==> flow/design.v <==
module ALU(
	input[31:0] SrcA,
	input[31:0] SrcB,
	input[3:0] ALUOp,
	output reg[31:0] ALUResult,
	output reg[3:0] ALUFlags
	);
	always @ (*)
	begin
		ALUFlags = 4'b0000;
		if(SrcA == SrcB)
			ALUFlags[2] = 1'b1;
		case(ALUOp)
			4'b0010:
			begin
				ALUResult = SrcA - SrcB;
			end
			4'b0100:
			begin
				ALUResult = SrcA + SrcB;
			end
			4'b1010:
			begin
				ALUResult = SrcA - SrcB;
			end
			4'b1101:
			begin
				ALUResult = SrcB;
			end
			default:
			begin
				ALUResult = 32'h00000000;
			end
		endcase
	end
endmodule
module Extend(  
	input[23:0] in,
	input[1:0] ImmSrc,
	output reg[31:0] ExtImm
	);
	integer i;
	always @ (*)
	begin
		case(ImmSrc  )
		  2'b00:
		begin
			ExtImm[7:0] = in[7:0];
			for(i=8; i<32; i=i+1)
				ExtImm[i] = in[7];
		end
		  2'b01:
		begin
			ExtImm[11:0] = in[11:0];
			for(i=12; i<32; i=i+1)
				ExtImm[i] = 'b0;
		end
		  2'b10:
		begin
			ExtImm[1:0] = 2'b00;
			ExtImm[25:2] = in[23:0];
			for(i=26; i<32; i=i+1)
				ExtImm[i] = in[23];
		end
		default:
			ExtImm = 'h00000000;
		endcase
	end
endmodule
module RegisterFile(
	input clk, 
	input reset, 
	input we,
	input[1:0] RegSrc,
	input[3:0] addr1,
	input[3:0] addr2,
	input[3:0] addr3,
	input[3:0] waddr,
	input[31:0] wdata,
	input[31:0] pcin,
	output reg[31:0] data1,
	output reg[31:0] data2,
	output reg[31:0] data3,
	output[31:0] pcout
	);
	reg[31:0] registers[15:0];
	integer idx;
	assign pcout = registers[15];
	always @ (posedge clk)
	begin
		if (reset)
		begin
			for(idx=0; idx<=15; idx=idx+1) begin
				registers[idx] <= 'h00000000;
			end
		end
		else  
		begin
			if(  we)
			begin
				if(RegSrc[0] != 1'b1)
					registers[waddr] <= wdata;
				else
					registers[14] <= registers[15] + 'd4;
			end
			if(  waddr != 4'b1111 || RegSrc[0] == 1'b1 || we == 1'b0)
				registers[15] <= pcin;
		end
	end
	always @ (*)
	begin
		begin
			if(  addr1 == 15)
			begin
				data1 = registers[15] + 32'd8;
			end
			else
			begin
				data1 = registers[addr1];
			end
			if(  addr2 == 15)
			begin
				data2 = registers[15] + 32'd8;
			end
			else
			begin
				if (  RegSrc[1] == 1'b0)
					data2 = registers[addr2];
				else
					data2 = registers[waddr];
			end
			if(  addr3 == 15)
			begin
				data3 = registers[15] + 32'd8;
			end
			else
			begin
				data3 = registers[addr3];
			end
		end
	end
endmodule
module Decoder (
	input[1:0] op,
	input[5:0] funct,
	output reg MemtoReg,
	output reg ALUSrc,
	output reg[1:0] ImmSrc,
	output reg[1:0] RegSrc,
	output reg[3:0] ALUOp,
	output reg Svalue
	);
	always @(*)
	begin
		case (op)
			2'b00:
			begin
				MemtoReg = 1'b0;
				ALUOp = funct[4:1];
				Svalue = funct[0];
				if(funct[5] == 1'b1)
				begin
					ALUSrc = 1'b1;
					ImmSrc = 2'b00;  
					RegSrc = 2'b00;
				end
				else
				begin
					ALUSrc = 1'b0;
					ImmSrc = 2'b00;
					RegSrc = 2'b00;
				end
			end
			2'b01:
			begin
				MemtoReg = 1'b1;
				ALUOp = (funct[3] == 1'b1) ? 4'b0100 : 4'b0010;
				Svalue = 1'b0;
				if(funct[5] == 1'b0)
				begin
					ALUSrc = 1'b1;
					ImmSrc = 2'b01;
					RegSrc = 2'b00;
				end
				else 
				begin
					ALUSrc = 1'b0;
					ImmSrc = 2'b01;
					RegSrc = 2'b00;				
				end
			end
			2'b10:
			begin
				MemtoReg = 1'b0;
				ALUOp = 4'b0100;
				Svalue = 1'b0;
				ALUSrc = 1'b1;
				ImmSrc = 2'b10;
				RegSrc = 2'b01;
			end
			default:
			begin
				MemtoReg = 1'b0;
				ALUOp = 4'b0000;
				Svalue = 1'b0;
				ALUSrc = 1'b0;
				ImmSrc = 2'b00;
				RegSrc = 2'b00;
			end
		endcase
	end
endmodule
module ConditionalLogic (
	input clk,
	input reset,
	input[1:0] op,
	input[5:0] funct,
	input[3:0] cond,
	input[3:0] ALUFlags,
	output reg PCSrc,
	output reg RegWrite,
	output reg MemWrite
	);
	reg condEx;
	reg Zero;
	always @(posedge clk)
	begin
		if (reset)
			Zero <= 1'b0;
		else if (op == 2'b00 && funct[4:1] == 4'b1010 && condEx == 1'b1)
			Zero <= ALUFlags[2];
	end
	always @(*)
	begin
		case(cond)
			4'b0000: condEx = (Zero == 1'b1) ? 1'b1 : 1'b0;
			4'b0001: condEx = (Zero == 1'b0) ? 1'b1 : 1'b0;
			default: condEx = 1'b1;
		endcase
	end
	always @(*)
	begin
		case(op)
			2'b00: 
			begin
				PCSrc = 1'b0;
				MemWrite = 1'b0;
				if(condEx == 1'b1)
					RegWrite = (funct[4:1] == 4'b0010 || funct[4:1] == 4'b0100 || funct[4:1] == 4'b1101) ? 1'b1 : 1'b0;
				else
					RegWrite = 1'b0;
			end
			2'b01:
			begin
				PCSrc = 1'b0;
				if(condEx == 1'b1)
				begin
					MemWrite = ~funct[0];
					RegWrite = funct[0];
				end
				else
				begin
					MemWrite = 1'b0;
					RegWrite = 1'b0;
				end
			end
			2'b10:
			begin
				MemWrite = 1'b0;
				if(condEx == 1'b1)
				begin
					PCSrc = 1'b1;
					RegWrite = (funct[4] == 1'b1) ? 1'b1 : 1'b0;
				end
				else
				begin
					PCSrc = 1'b0;
					RegWrite = 1'b0;
				end
			end
			default:
			begin
				PCSrc = 1'b0;
				MemWrite = 1'b0;
				RegWrite = 1'b0;
			end
		endcase
	end
endmodule
module ControlUnit(
	input clk,
	input reset,
	input[3:0] ALUFlags,
	input[3:0] cond,
	input[1:0] op,
	input[5:0] funct,
	output[3:0] ALUOp,
	output[1:0] ImmSrc,
	output[1:0] RegSrc,
	output PCSrc,
	output RegWrite,
	output MemWrite,
	output MemtoReg,
	output ALUSrc,
	output Svalue
	);
	Decoder _decoder(
		.op			(op),
		.funct		(funct),
		.MemtoReg	(MemtoReg),
		.ALUSrc		(ALUSrc),
		.ImmSrc		(ImmSrc),
		.RegSrc		(RegSrc),
		.ALUOp 		(ALUOp),
		.Svalue		(Svalue));
	ConditionalLogic _conditional(
		.clk		(clk),
		.reset		(reset),
		.op			(op),
		.funct		(funct),
		.cond		(cond),
		.ALUFlags	(ALUFlags),
		.PCSrc		(PCSrc),
		.RegWrite	(RegWrite),
		.MemWrite	(MemWrite));
endmodule
module ARMProcessor(
	input clk,
	input reset,
	output[31:0] pc,
	input[31:0] inst,
	input nIRQ,
	output[3:0] be,
	output[31:0] memaddr,
	output memwrite,
	output memread,
	output[31:0] writedata,
	input[31:0] readdata
	);
	assign pc = pctmp;
	assign be = 4'b1111;  
	wire[3:0] ReadAddr1, ReadAddr2, WriteAddr;
	wire[31:0] ReadData1, ReadData2, ReadData3;
	wire[31:0] Result, ExtImm, SrcB, ALUResult, PCPlus4, PCBranch, pctmp;
	wire[3:0] ALUOp, ALUFlags;
	wire[1:0] RegSrc, ImmSrc;
	wire PCSrc, RegWrite, MemWrite, MemtoReg, ALUSrc, Svalue;
	wire[31:0] NextPC;
	assign ReadAddr1 = inst[19:16];
	assign ReadAddr2 = inst[3:0];
	assign WriteAddr = inst[15:12];
	assign memaddr = ALUResult;
	assign memwrite = MemWrite;
	assign memread = 'b1;
	assign writedata = ReadData3;
	assign SrcB = (ALUSrc == 1'b0) ? ReadData2 : ExtImm;
	assign Result = (MemtoReg == 1'b0) ? ALUResult : readdata;
	assign PCPlus4 = pctmp + 32'd4;
	assign PCBranch = pctmp + ExtImm + 32'd8;
	assign NextPC = (PCSrc == 1'b0) ? PCPlus4 : PCBranch;
	ControlUnit _ControlUnit(
			.clk(clk),
			.reset(reset),
			.ALUFlags(ALUFlags), 
			.cond(inst[31:28]), 
			.op(inst[27:26]), 
			.funct(inst[25:20]), 
			.ALUOp(ALUOp), 
			.ImmSrc(ImmSrc), 
			.RegSrc(RegSrc),  
			.PCSrc(PCSrc), 
			.RegWrite(RegWrite), 
			.MemWrite(MemWrite), 
			.MemtoReg(MemtoReg), 
			.ALUSrc(ALUSrc), 
			.Svalue(Svalue)
	);
	RegisterFile _RegisterFile( 
			.clk(clk), 
			.reset(reset), 
			.we(RegWrite), 
			.RegSrc(RegSrc), 
			.addr1(ReadAddr1), 
			.addr2(ReadAddr2), 
			.addr3(WriteAddr),
			.waddr(WriteAddr), 
			.wdata(Result), 
			.pcin(NextPC), 
			.data1(ReadData1), 
			.data2(ReadData2), 
			.data3(ReadData3), 
			.pcout(pctmp)
	);
	Extend _Extend( 
		.in(inst[23:0]), 
		.ImmSrc(ImmSrc), 
		.ExtImm(ExtImm) 
	);
	ALU _ALU( 
		.SrcA(ReadData1), 
		.SrcB(SrcB), 
		.ALUOp(ALUOp), 
		.ALUFlags(ALUFlags), 
		.ALUResult(ALUResult) 
	); 
endmodule
== Reports on ARMProcessor ==
The steps from the RTL of ARMProcessor to its reports follow in flow order.
Line numbers count from 1 in the design file above.
Operators carry their Yosys type and port widths (W data, S select, Z words).
Cell names lack the library's common part.
Not given: --

* Top: ARMProcessor
* Clock input: clk
* Library: sky130hd
* Timing corner: tt_025C_1v80

== After elaboration ==
Counts by Yosys on the flattened word-level netlist (proc, flatten, opt, wreduce; memories kept). Register bits leave out memories and registers merged into their read ports (data or address); mux counts leave out enables and synchronous resets folded into registers. Print and check cells are left out. Cells with the same type and inputs are merged into one.
Memory sizes are those after Yosys's memory passes, which may raise the word count (mostly to a power of two), join words into wider ones and drop unused or constant bits.

* Bits in writable memories: 512
* Word-level cells: 114
* Output and inout port bits: 102
* Memories kept: 1
* Bits of input ports: 67
* Register bits: 1

{| class="wikitable"
|+ Memory list
! name !! words !! bits a word !! RTL line !! text
|-
| _RegisterFile.registers || 16 || 32 || 86 || <nowiki>reg[31:0] registers[15:0];</nowiki>
|}

* Bitwise logic cells: 4
* Reductions and logical operators: 12
* Equal/unequal tests: 18
* $add $sub $neg: 6
* Multiplexer cells: 72

{| class="wikitable"
|+ Operator list
! cell !! count
|-
| $mux W32 || 17
|-
| $pmux W32 S3 || 1
|-
| $add A32 B32 Y32 || 2
|-
| $add A32 B4 Y32 const B || 2
|-
| $add A32 B3 Y32 const B || 1
|-
| $sub A32 B32 Y32 || 1
|-
| $eq A32 B32 Y1 || 1
|-
| $pmux W1 S2 || 16
|-
| $eq A4 B4 Y1 const B || 7
|-
| $mux W1 || 25
|-
| $pmux W1 S3 || 5
|-
| $pmux W6 S2 || 1
|-
| $pmux W4 S3 || 1
|-
| $mux W4 || 3
|-
| $eq A4 B2 Y1 const B || 2
|-
| $eq A4 B3 Y1 const B || 2
|-
| $reduce_or A2 Y1 || 3
|-
| $logic_or A1 B1 Y1 || 4
|-
| $eq A2 B1 Y1 const B || 2
|-
| $eq A2 B2 Y1 const B || 2
|-
| $logic_not A2 Y1 || 2
|-
| $eq A4 B1 Y1 const B || 1
|-
| $ne A4 B4 Y1 const B || 1
|-
| $logic_not A4 Y1 || 1
|-
| $pmux W2 S2 || 1
|-
| $mux W3 || 1
|-
| $or A1 B1 Y1 || 2
|-
| $logic_and A1 B1 Y1 || 2
|}

Other operator kinds: 2; their cells: 3.

== Longest topological paths ==
Depth = most cells in a row (Yosys ltp): at word level without a register or memory, in the mapped netlist without a sequential cell, where the memories' decode and read muxes count.

* Depth in word-level cells: 12
* ABC_AREA: 0
* Depth in mapped cells: 25

== Mapped cells and area ==
Source: synth_stat.txt of the flow (Yosys; design flattened, memories mapped). It holds for the ABC_AREA given above (unset counts as 0); a run with the other value may have another netlist.

* Flip-flop cells: 513
* Buffer cells: 317
* Mapped cells: 3,455
* Mapped area: 0.0392752 mm2

{| class="wikitable"
|+ Cells by type
! cell !! count !! total area (um2)
|-
| edfxtp_1 || 512 || 1.54E+04
|-
| mux4_2 || 352 || 7.93E+03
|-
| nor2_1 || 503 || 1.89E+03
|-
| ha_1 || 132 || 1.65E+03
|-
| mux2i_1 || 102 || 1.02E+03
|-
| nand2_1 || 234 || 878.342
|-
| o21ai_0 || 165 || 825.792
|-
| a21oi_1 || 135 || 675.648
|-
| clkbuf_1 || 179 || 671.894
|-
| xnor2_1 || 58 || 507.987
|-
| mux2_2 || 37 || 416.65
|-
| o211ai_1 || 55 || 412.896
|-
| o22ai_1 || 61 || 381.616
|-
| xor2_1 || 40 || 350.336
|-
| buf_2 || 69 || 345.331
|-
| nor3_1 || 64 || 320.307
|-
| o221ai_1 || 35 || 306.544
|-
| inv_1 || 81 || 304.042
|}

Other cell types: 90; their cells: 641.
By module: a second synthesis without flattening, with its own total; a netlist apart from the flattened one above.

* Cells (unflattened synthesis): 3,618
* Area total of the unflattened synthesis: 0.0416424 mm2

Each row is one instance without its submodules.

{| class="wikitable"
|+ By module
! module !! area (mm2) !! times used !! cells
|-
| RegisterFile || 0.032874 || 1 || 2,358
|-
| ALU || 0.0040927 || 1 || 630
|-
| ARMProcessor || 0.0040026 || 1 || 529
|-
| Extend || 0.0003603 || 1 || 60
|-
| ConditionalLogic || 0.000209 || 1 || 24
|-
| Decoder || 0.0001038 || 1 || 17
|-
| ControlUnit || 0 || 1 || 0
|}

== Path before layout ==
Source: OpenSTA report_checks on the synthesized netlist (no wires, ideal clock, input and output delay 20% of the period each), path of least setup slack; recovery checks are left aside. Register names are those of the netlist, which keeps one name where synthesis merged equal registers.

* Path kind: input port to output port
* Start: in inst[16]
* End: out memaddr[28]
* Buffers on the path: 3
* Driving pins on the path: 18
* Setup slack: 0.700 ns
* Launch time at the first pin: 1.800 ns
* Clock period: 9.0 ns
* External input delay: 1.800 ns
* Path delay: 4.700 ns
* Arrival time: 6.500 ns
* Output delay: 1.800 ns
* Synthesis period reached: 8.3 ns

"path delay" = arrival - input delay + setup time.
At an output port there is no setup time.
"driving pins on the path": output pins that drive a net of the path, with the launching flip-flop's if there is one; two outputs of one cell count as two.
"synthesis period reached" = period - worst setup slack (recovery checks aside). The figure is calculated, with input and output delays left at 20% of the set period.
Between the ends stands the longest chain of elaborated cells between them, by number of cells; it is not shown to be the way that was timed. Of several equally long chains one is given.
A line is the first line of the expression or statement that the cell stems from. Yosys adds cells for indexed reads and writes and turns some case tables into memories.
A memory read counts as a cell of the chain, while the word-level depth stops at memories.

* Path through: buf_2 -> buf_1 -> clkbuf_1 -> mux4_2 -> mux2_2 -> o221ai_1 -> ha_1 -> inv_1 -> fa_1 -> a21o_1 -> a311o_1 -> a21oi_4 -> a211oi_1 -> or2_1 -> o41ai_1 -> xnor2_1 -> o22ai_2 -> a21o_1
* Cells in the longest elaborated chain: 4
* Elaborated cells between the ends (all ways): 8

{| class="wikitable"
|+ RTL lines, path after synthesis
! what !! RTL line !! text
|-
| start: declaration || 331 || <nowiki>input[31:0] inst,</nowiki>
|-
| $mem_v2 Z16 W32 || 86 || <nowiki>reg[31:0] registers[15:0];</nowiki>
|-
| $mux W32 || 113 || <nowiki>if( addr1 == 15)</nowiki>
|-
| $sub A32 B32 Y32 || 16 || <nowiki>ALUResult = SrcA - SrcB;</nowiki>
|-
| $pmux W32 S3 || 13 || <nowiki>case(ALUOp)</nowiki>
|-
| end: declaration || 334 || <nowiki>output[31:0] memaddr,</nowiki>
|}

== Timing after layout ==
From the final timing report of run 1: the path of least setup slack in the routed layout; clock arrival at registers is part of the times.

* Path kind: input port to output port
* Start: in inst[0]
* End: out memaddr[29]
* Launch time at the first pin: 1.97 ns
* Driving pins on the path: 18
* External input delay: 1.97 ns
* Output delay: 1.97 ns
* Setup slack: 1.57 ns
* Arrival time: 6.29 ns
* Clock period: 9.83 ns
* Buffers on the path: 4

Between the ends stands the longest chain of elaborated cells between them, by number of cells; it is not shown to be the way that was timed. Of several equally long chains one is given.
A memory read counts as a cell of the chain, while the word-level depth stops at memories.

* Path through: clkbuf_16 -> buf_16 -> mux4_2 -> mux4_2 -> a21boi_4 -> mux2i_1 -> buf_4 -> ha_4 -> and4_4 -> nand3_2 -> a21o_4 -> a211oi_2 -> a211oi_2 -> o41a_1 -> o41ai_4 -> mux2i_2 -> or3_4 -> buf_6
* Cells in the longest elaborated chain: 6
* Elaborated cells between the ends (all ways): 10

{| class="wikitable"
|+ RTL lines, path after layout
! what !! RTL line !! text
|-
| start: declaration || 331 || <nowiki>input[31:0] inst,</nowiki>
|-
| $mem_v2 Z16 W32 || 86 || <nowiki>reg[31:0] registers[15:0];</nowiki>
|-
| $mux W32 || 127 || <nowiki>if ( RegSrc[1] == 1'b0)</nowiki>
|-
| $mux W32 || 121 || <nowiki>if( addr2 == 15)</nowiki>
|-
| $mux W32 || 356 || <nowiki>assign SrcB = (ALUSrc == 1'b0) ? ReadData2 : ExtImm;</nowiki>
|-
| $sub A32 B32 Y32 || 16 || <nowiki>ALUResult = SrcA - SrcB;</nowiki>
|-
| $pmux W32 S3 || 13 || <nowiki>case(ALUOp)</nowiki>
|-
| end: declaration || 334 || <nowiki>output[31:0] memaddr,</nowiki>
|}

Top module ARMProcessor; platform sky130hd; tools Yosys and OpenROAD; 6 stored runs in no particular order. Input and output delays are each 20% of the period that was set; the output load is 0.01 pF.
By "worst path time" is meant the share of the clock period that the worst setup path is allowed (20% is reserved at inputs, 20% at outputs), minus its slack. Clock arrival times at its registers enter into it.
"total power after layout": no workload was simulated; the value follows from the tool's default switching activity.

=== Run 1 ===
{| class="wikitable"
! Setting !! Value
|-
| CORE_UTILIZATION || 40
|-
| SETUP_SLACK_MARGIN || 2.5
|-
| period_ns || 9.83
|-
| CAP_MARGIN || 20
|-
| CORE_MARGIN || 2
|-
| SLEW_MARGIN || 20
|-
! Result !! Value
|-
| Utilization in the final report || 49.4 %
|-
| Total negative slack || 0.000 ns
|-
| Worst slack on setup checks || 1.570 ns
|-
| Worst path time || 4.33 ns
|-
| Class of the worst setup path || input port to output port
|-
| Total power after layout || 7,695 µW
|-
| Chip area in the Yosys report || 0.0392752 mm2
|-
| Full die area || 0.100711 mm2
|}

=== Run 2 ===
{| class="wikitable"
! Setting !! Value
|-
| CORE_UTILIZATION || 62
|-
| MAX_ROUTING_LAYER || met4
|-
| MIN_ROUTING_LAYER || met1
|-
| PLACE_DENSITY_LB_ADDON || 0.15
|-
| SETUP_SLACK_MARGIN || 2.69
|-
| SLEW_MARGIN || 10
|-
| TNS_END_PERCENT || 45
|-
| period_ns || 10.0
|-
| CAP_MARGIN || 20
|-
| CORE_MARGIN || 2
|-
! Result !! Value
|-
| Utilization in the final report || 75.3 %
|-
| Total negative slack || 0.000 ns
|-
| Worst slack on setup checks || 1.642 ns
|-
| Worst path time || 4.36 ns
|-
| Class of the worst setup path || input port to output port
|-
| Total power after layout || 7,502 µW
|-
| Chip area in the Yosys report || 0.0392752 mm2
|-
| Full die area || 0.0653774 mm2
|}

=== Run 3 ===
{| class="wikitable"
! Setting !! Value
|-
| ABC_AREA || 1
|-
| CAP_MARGIN || 10
|-
| CELL_PAD_IN_SITES_DETAIL_PLACEMENT || 1
|-
| CELL_PAD_IN_SITES_GLOBAL_PLACEMENT || 0
|-
| CORE_ASPECT_RATIO || 1.03
|-
| CORE_UTILIZATION || 40
|-
| CTS_CLUSTER_DIAMETER || 362
|-
| GPL_ROUTABILITY_DRIVEN || 1
|-
| MAX_ROUTING_LAYER || met4
|-
| PLACE_DENSITY_LB_ADDON || 0.17
|-
| period_ns || 9.0
|-
| CORE_MARGIN || 2
|-
| SLEW_MARGIN || 20
|-
! Result !! Value
|-
| Utilization in the final report || 46.2 %
|-
| Total negative slack || 0.000 ns
|-
| Worst slack on setup checks || 0.143 ns
|-
| Worst path time || 5.26 ns
|-
| Class of the worst setup path || input port to output port
|-
| Total power after layout || 8,641 µW
|-
| Chip area in the Yosys report || 0.041237 mm2
|-
| Full die area || 0.105677 mm2
|}

=== Run 4 ===
{| class="wikitable"
! Setting !! Value
|-
| CORE_UTILIZATION || 17
|-
| CTS_CLUSTER_DIAMETER || 380
|-
| CTS_CLUSTER_SIZE || 62
|-
| GPL_ROUTABILITY_DRIVEN || 0
|-
| GPL_TIMING_DRIVEN || 1
|-
| MAX_ROUTING_LAYER || met4
|-
| MIN_ROUTING_LAYER || met2
|-
| PLACE_DENSITY_LB_ADDON || 0.04
|-
| SLEW_MARGIN || 40
|-
| TNS_END_PERCENT || 70
|-
| period_ns || 7.75
|-
| CAP_MARGIN || 20
|-
| CORE_MARGIN || 2
|-
! Result !! Value
|-
| Utilization in the final report || 22.9 %
|-
| Total negative slack || -0.466 ns
|-
| Worst slack on setup checks || -0.133 ns
|-
| Worst path time || 4.78 ns
|-
| Class of the worst setup path || input port to output port
|-
| Total power after layout || 9,369 µW
|-
| Chip area in the Yosys report || 0.0392752 mm2
|-
| Full die area || 0.23489 mm2
|}

=== Run 5 ===
{| class="wikitable"
! Setting !! Value
|-
| ABC_AREA || 1
|-
| CAP_MARGIN || 10
|-
| CELL_PAD_IN_SITES_GLOBAL_PLACEMENT || 2
|-
| CORE_ASPECT_RATIO || 1.03
|-
| CORE_UTILIZATION || 40
|-
| CTS_CLUSTER_DIAMETER || 169
|-
| GPL_ROUTABILITY_DRIVEN || 0
|-
| MAX_ROUTING_LAYER || met4
|-
| SETUP_SLACK_MARGIN || 2.5
|-
| period_ns || 9.0
|-
| CORE_MARGIN || 2
|-
| SLEW_MARGIN || 20
|-
! Result !! Value
|-
| Utilization in the final report || 54.0 %
|-
| Total negative slack || 0.000 ns
|-
| Worst slack on setup checks || 1.791 ns
|-
| Worst path time || 3.61 ns
|-
| Class of the worst setup path || input port to output port
|-
| Total power after layout || 9,586 µW
|-
| Chip area in the Yosys report || 0.041237 mm2
|-
| Full die area || 0.105677 mm2
|}

=== Run 6 ===
{| class="wikitable"
! Setting !! Value
|-
| ABC_AREA || 0
|-
| CAP_MARGIN || 10
|-
| CELL_PAD_IN_SITES_DETAIL_PLACEMENT || 0
|-
| CELL_PAD_IN_SITES_GLOBAL_PLACEMENT || 0
|-
| CORE_ASPECT_RATIO || 1.03
|-
| CORE_MARGIN || 8
|-
| CORE_UTILIZATION || 40
|-
| CTS_CLUSTER_DIAMETER || 362
|-
| CTS_CLUSTER_SIZE || 55
|-
| GPL_ROUTABILITY_DRIVEN || 1
|-
| MAX_ROUTING_LAYER || met5
|-
| MIN_ROUTING_LAYER || met2
|-
| PLACE_DENSITY_LB_ADDON || 0.17
|-
| period_ns || 9.0
|-
| SLEW_MARGIN || 20
|-
! Result !! Value
|-
| Utilization in the final report || 45.9 %
|-
| Total negative slack || -0.008 ns
|-
| Worst slack on setup checks || -0.008 ns
|-
| Worst path time || 5.41 ns
|-
| Class of the worst setup path || input port to output port
|-
| Total power after layout || 7,007 µW
|-
| Chip area in the Yosys report || 0.0392752 mm2
|-
| Full die area || 0.108471 mm2
|}
